==> flow/design.v <==
module apb_dut (
  input  wire        PSEL,
  input  wire        PENABLE,
  input  wire [31:0] PADDR,
  input  wire        PWRITE,
  input  wire [31:0] PWDATA,
  input  wire        PCLK,
  input  wire        PRESET,
  output reg  [31:0] PRDATA,
  output reg         PREADY,
  output reg         PSLVERR
);
  parameter IDLE   = 2'b00;
  parameter SETUP  = 2'b01;
  parameter ACCESS = 2'b10;
  reg [1:0] ps, ns;  
  reg [31:0] mem [31:0];  
  reg        mem_we;      
  always @(posedge PCLK) begin
    if (PRESET) begin
      ps <= IDLE;
    end else begin
      ps <= ns;
    end
  end
  always @(posedge PCLK) begin
    if (mem_we) begin
      mem[PADDR[4:0]] <= PWDATA;
    end
  end
  always @(*) begin
    ns      = ps;
    PREADY  = 1'b0;  
    PSLVERR = 1'b0;  
    mem_we  = 1'b0;
    PRDATA  = mem[PADDR[4:0]];
    case (ps)
      IDLE: begin
        if (PSEL == 1'b1 && PENABLE == 1'b0) begin
          ns = SETUP;
        end else begin
          ns = IDLE;
        end
      end
      SETUP: begin
        if (PSEL == 1'b1 && PENABLE == 1'b1) begin
          ns     = ACCESS;
          PREADY = 1'b1;  
          if (PADDR >= 32) begin  
            PSLVERR = 1'b1;
          end else begin
            if (PWRITE) begin
              mem_we = 1'b1;
            end
          end
        end else if (PSEL == 1'b1 && PENABLE == 1'b0) begin
          ns = SETUP;
        end else begin
          ns = IDLE;
        end
      end
      ACCESS: begin
        PREADY = 1'b1;  
        if (PADDR >= 32) begin
          PSLVERR = 1'b1;
        end
        if (PSEL == 1'b1 && PENABLE == 1'b0) begin
          ns = SETUP;
        end else if (PSEL == 1'b0 && PENABLE == 1'b0) begin
          ns = IDLE;
        end else begin
          ns = IDLE;
        end
      end
      default: ns = IDLE;
    endcase
  end
endmodule
Memo
Re: synthesis data of apb_dut

Tool chain data of apb_dut. Tool output for the design above before and after an edit, in the order of the flow. Lines under "original" count in the file above, lines under "edited" in the edited file. "difference" is "edited" less "original", of the values as shown; "rel. change" is that difference over "original", in percent. Operators: Yosys type, input widths -> output width; for muxes data width and select width s. Cell names lack the library's common part. A cell with -- has no value.

Top module: apb_dut. Clock port: PCLK. Cell library: sky130hd. Timing corner: tt_025C_1v80.

Edit of the RTL. Unified diff, file above to edited file. A script made this edit. It was not meant as an optimisation and need not keep what the design does.

```diff
@@ -2,5 +2,5 @@
   input  wire        PSEL,
   input  wire        PENABLE,
-  input  wire [31:0] PADDR,
+  input  wire [63:0] PADDR,
   input  wire        PWRITE,
   input  wire [31:0] PWDATA,
```

Elaborated design. Source: Yosys, flattened and elaborated, memories not mapped. Widths are those after wreduce; folded enables and synchronous resets count as part of the registers. Registers that Yosys merges into a memory's read port (data or address) are not register bits. Print and check cells do not count. Equal cells are merged and count once. Yosys's memory passes give these memory sizes; they may raise the number of words (mostly to a power of two), join words into wider ones and drop unused or constant bits.

Cells by class: equal/unequal tests (original 2, edited 2, difference 0, rel. change 0.00%); order comparisons (original 1, edited 1, difference 0, rel. change 0.00%); mux-type cells (original 15, edited 15, difference 0, rel. change 0.00%); bitwise operators (original 1, edited 1, difference 0, rel. change 0.00%); reductions and logical operators (original 4, edited 4, difference 0, rel. change 0.00%).

Operators with widths: $ge 32x6->1 const B (original 1, edited 0, difference -1, rel. change -100.00%); $ge 64x6->1 const B (original 0, edited 1, difference +1); $mux 1 (original 9, edited 9, difference 0, rel. change 0.00%); $logic_and 1x1->1 (original 2, edited 2, difference 0, rel. change 0.00%); $pmux 1 s2 (original 2, edited 2, difference 0, rel. change 0.00%); $eq 2x1->1 const B (original 1, edited 1, difference 0, rel. change 0.00%); $eq 2x2->1 const B (original 1, edited 1, difference 0, rel. change 0.00%); $logic_not 2->1 (original 1, edited 1, difference 0, rel. change 0.00%); $mux 2 (original 1, edited 1, difference 0, rel. change 0.00%); $mux 32 (original 1, edited 1, difference 0, rel. change 0.00%); $mux 5 (original 1, edited 1, difference 0, rel. change 0.00%); $not 1->1 (original 1, edited 1, difference 0, rel. change 0.00%); $pmux 2 s2 (original 1, edited 1, difference 0, rel. change 0.00%); $reduce_or 2->1 (original 1, edited 1, difference 0, rel. change 0.00%).

Storage and ports: flip-flop bits (word level) (original 2, edited 2, difference 0, rel. change 0.00%); memories (original 1, edited 1, difference 0, rel. change 0.00%); bits in writable memories (original 1024, edited 1024, difference 0, rel. change 0.00%); input port bits (original 69, edited 101, difference +32, rel. change +46.38%).

Memory list: words x width with read and write ports (original mem 32x32 r1 w1, edited mem 32x32 r1 w1).

Longest topological paths. Longest topological path by Yosys (ltp), each cell counted once; first at word level (registers and memories cut), then after technology mapping (sequential cells cut; the memories' decode and read muxes count).

Depth: depth in word-level cells (original 5, edited 5, difference 0, rel. change 0.00%); ABC_AREA (original 0, edited 0); gate-level depth with buffers (original 8, edited 8, difference 0, rel. change 0.00%).

Synthesis result. Yosys stat after the flow's synthesis: flattened, memories mapped to cells. It holds for the ABC_AREA given above (unset counts as 0); a run with the other value may have another netlist.

Cell types: buf_2 (original 71, edited 47, difference -24, rel. change -33.80%); clkbuf_1 (original 58, edited 78, difference +20, rel. change +34.48%); nor4_1 (original 69, edited 74, difference +5, rel. change +7.25%); nand4_1 (original 2, edited 5, difference +3, rel. change +150.00%); nor4_2 (original 1, edited 4, difference +3, rel. change +300.00%); nor3_1 (original 23, edited 21, difference -2, rel. change -8.70%); nor3_2 (original 10, edited 12, difference +2, rel. change +20.00%); buf_1 (original 0, edited 2, difference +2); buf_4 (original 0, edited 2, difference +2); inv_1 (original 1, edited 0, difference -1, rel. change -100.00%); o21a_1 (original 1, edited 0, difference -1, rel. change -100.00%); and4_1 (original 0, edited 1, difference +1); o41a_1 (original 0, edited 1, difference +1); edfxtp_1 (original 1024, edited 1024, difference 0, rel. change 0.00%); mux2i_1 (original 512, edited 512, difference 0, rel. change 0.00%); o22ai_1 (original 256, edited 256, difference 0, rel. change 0.00%); nand2_1 (original 34, edited 34, difference 0, rel. change 0.00%); nand4bb_1 (original 6, edited 6, difference 0, rel. change 0.00%).

The list need not be complete.

Synthesis totals: buffer cells (original 132, edited 132, difference 0, rel. change 0.00%); area of sequential cells (um^2) (original 30789.5, edited 30789.5, difference 0.0, rel. change 0.00%); chip area (Yosys) (um^2) (original 39192.6, edited 39276.4, difference +83.8, rel. change +0.21%); flip-flops (original 1026, edited 1026, difference 0, rel. change 0.00%); standard cells after synthesis (original 2099, edited 2110, difference +11, rel. change +0.52%).

Worst setup path after synthesis. OpenSTA on the mapped netlist: ideal clock, no wires. The path of least setup slack (recovery checks aside). Input and output delay are each 20% of the period. Register names are those of the netlist, which keeps one name where synthesis merged equal registers.

Timing path post-synthesis: kind (original input port to flip-flop, edited input port to flip-flop); start point (original in PADDR[19], edited in PADDR[57]); end point (original mem mem[4][0], edited mem mem[30][0]); stages on the path (original 6, edited 6, difference 0, rel. change 0.00%); path buffers (original 2, edited 2, difference 0, rel. change 0.00%); arrival time (ns) (original 4.224, edited 4.266, difference +0.042, rel. change +0.99%); setup slack (ns) (original -0.485, edited -0.527, difference -0.042); library setup time (ns) (original 0.461, edited 0.461, difference 0.000); path delay (ns) (original 3.845, edited 3.887, difference +0.042, rel. change +1.09%); required time (ns) (original 3.739, edited 3.739, difference 0.000, rel. change 0.00%); clock period (ns) (original 4.2, edited 4.2, difference 0.0, rel. change 0.00%); external input delay (ns) (original 0.840, edited 0.840, difference 0.000, rel. change 0.00%); time at the first pin (ns) (original 0.840, edited 0.840, difference 0.000, rel. change 0.00%); synthesis period reached (ns) (original 4.685, edited 4.727, difference +0.042, rel. change +0.90%).

"path delay" = arrival - input delay + setup time. "stages on the path" counts driving pins, that of a launching flip-flop among them; a cell with two outputs on the path counts twice. "synthesis period reached" = period - worst setup slack (recovery checks aside). The figure is calculated, with input and output delays left at 20% of the set period. The rows between start and end are the longest chain of elaborated cells between them; the timing report does not say that the signal goes this way. Where chains are equally long, one stands for them. A line is the first line of the expression or statement that the cell stems from. Yosys adds cells for indexed reads and writes and turns some case tables into memories. original: Only ways into the end's enable, where the timed path ends, are counted here.

Between the ends, post-synthesis, original:
Path through: nor4_1 > nand4_1 > or4_1 > buf_2 > buf_6 > nor3_1. For cells in the longest elaborated chain the number is 5. Under elaborated cells on any way between the ends stands 6.

RTL lines, path post-synthesis, original: start: declaration (RTL line 4) `input  wire [31:0] PADDR,`; $ge 32x6->1 (RTL line 49) `if (PADDR >= 32) begin`; $mux 1 (RTL line 49); $mux 1 (RTL line 46) `if (PSEL == 1'b1 && PENABLE == 1'b1) begin`; $mux 1 (RTL line 37) `case (ps)`; $mux 5 (RTL line 27) `if (mem_we) begin`; end: declaration (RTL line 17) `reg [31:0] mem [31:0];`.

edited: Only ways into the end's enable, where the timed path ends, are counted here.

Between the ends, post-synthesis, edited:
Path through: nor4_2 > nand4_1 > or4_1 > buf_2 > buf_6 > nor3_1. For cells in the longest elaborated chain the number is 5. Under elaborated cells on any way between the ends stands 6.

RTL lines, path post-synthesis, edited: start: declaration (RTL line 4) `input  wire [63:0] PADDR,`; $ge 64x6->1 (RTL line 49) `if (PADDR >= 32) begin`; $mux 1 (RTL line 49); $mux 1 (RTL line 46) `if (PSEL == 1'b1 && PENABLE == 1'b1) begin`; $mux 1 (RTL line 37) `case (ps)`; $mux 5 (RTL line 27) `if (mem_we) begin`; end: declaration (RTL line 17) `reg [31:0] mem [31:0];`.

Timing after layout. Path of least setup slack in the final report of the runs of set A (OpenROAD, finished layout, wires in). Where an end is a register, its clock arrival counts in the times.

Timing path after layout: kind (original input port to output port, edited input port to output port); start point (original in PADDR[3], edited in PADDR[3]); end point (original out PRDATA[23], edited out PRDATA[19]); setup slack (ns) (original -0.03, edited 0.03, difference +0.06); external output delay (ns) (original 0.84, edited 0.84, difference 0.00, rel. change 0.00%); external input delay (ns) (original 0.84, edited 0.84, difference 0.00, rel. change 0.00%); required time (ns) (original 3.35, edited 3.35, difference 0.00, rel. change 0.00%); arrival time (ns) (original 3.38, edited 3.33, difference -0.05, rel. change -1.48%); time at the first pin (ns) (original 0.84, edited 0.84, difference 0.00, rel. change 0.00%); stages on the path (original 9, edited 10, difference +1, rel. change +11.11%); path buffers (original 5, edited 6, difference +1, rel. change +20.00%); clock period (ns) (original 4.19, edited 4.19, difference 0.00, rel. change 0.00%).

The rows between start and end are the longest chain of elaborated cells between them; the timing report does not say that the signal goes this way. Where chains are equally long, one stands for them. A memory read counts as a cell of the chain, while the word-level depth stops at memories.

Between the ends, after layout, original:
Path through: clkdlybuf4s50_1 > buf_12 > or4_4 > bufbuf_16 > o22ai_1 > nor4_1 > buf_4 > nand2_1 > dlygate4sd2_1. For cells in the longest elaborated chain the number is 1. Under elaborated cells on any way between the ends stands 1. The entry for source lines of those cells reads 1.

RTL lines, path after layout, original: start: declaration (RTL line 4) `input  wire [31:0] PADDR,`; $mem_v2 32x32 (RTL line 17) `reg [31:0] mem [31:0];`; end: declaration (RTL line 9) `output reg  [31:0] PRDATA,`.

Between the ends, after layout, edited:
Path through: clkdlybuf4s50_1 > buf_4 > or4b_4 > buf_12 > buf_4 > buf_12 > o22ai_1 > nor4_1 > nand2_1 > dlygate4sd2_1. For cells in the longest elaborated chain the number is 1. Under elaborated cells on any way between the ends stands 1. The entry for source lines of those cells reads 1.

RTL lines, path after layout, edited: start: declaration (RTL line 4) `input  wire [63:0] PADDR,`; $mem_v2 32x32 (RTL line 17) `reg [31:0] mem [31:0];`; end: declaration (RTL line 9) `output reg  [31:0] PRDATA,`.

Measured runs. Both versions went through the flow (Yosys, OpenROAD) with the same settings in each pair. Constraints: input delay and output delay 20% of the set period each, output load 0.01 pF.

Flow settings, set A:
The figure for CORE_UTILIZATION is 40. Under period_ns stands 4.19. The figure for CAP_MARGIN is 20. For CORE_MARGIN the number is 2. SLEW_MARGIN: 20.

Measured results, set A: post-layout utilization (original 0.493, edited 0.494, difference +0.001); smallest hold slack (ns) (original 0.533, edited 0.505, difference -0.028); post-route setup TNS (ns) (original -0.027, edited 0.000, difference +0.027); die area (um^2) (original 100502.0, edited 100714.0, difference +212.0, rel. change +0.21%); smallest setup slack (ns) (original -0.027, edited 0.026, difference +0.053); total power of the final layout (mW) (original 21.365, edited 21.035, difference -0.330, rel. change -1.54%); area of the synthesized netlist (um^2) (original 39192.6, edited 39276.4, difference +83.8, rel. change +0.21%); standard-cell area after layout (um^2) (original 47783.3, edited 47943.5, difference +160.2, rel. change +0.34%).

Flow settings, set B:
The figure for CAP_MARGIN is 30. The entry for CORE_ASPECT_RATIO reads 1.28. For CORE_MARGIN the number is 7. The figure for CORE_UTILIZATION is 36. The figure for CTS_CLUSTER_SIZE is 73. The entry for GPL_ROUTABILITY_DRIVEN reads 1. MAX_ROUTING_LAYER: met4. PLACE_DENSITY: 0.47. The figure for SETUP_SLACK_MARGIN is 0.78. SLEW_MARGIN: 40. For TNS_END_PERCENT the number is 100. Under period_ns stands 3.2.

Measured results, set B: post-layout utilization (original 0.494, edited 0.532, difference +0.038); smallest hold slack (ns) (original 0.451, edited 0.244, difference -0.207); post-route setup TNS (ns) (original 0.000, edited 0.000, difference 0.000); die area (um^2) (original 118374.0, edited 118615.0, difference +241.0, rel. change +0.20%); smallest setup slack (ns) (original 0.149, edited 0.131, difference -0.018); total power of the final layout (mW) (original 28.810, edited 29.275, difference +0.465, rel. change +1.61%); area of the synthesized netlist (um^2) (original 39192.6, edited 39276.4, difference +83.8, rel. change +0.21%); standard-cell area after layout (um^2) (original 53176.0, edited 57295.0, difference +4119.0, rel. change +7.75%).

By "total power of the final layout" is meant OpenSTA's value without simulated activity: inputs other than the clock are taken to toggle once in ten clock periods, and the tool carries that through the logic.
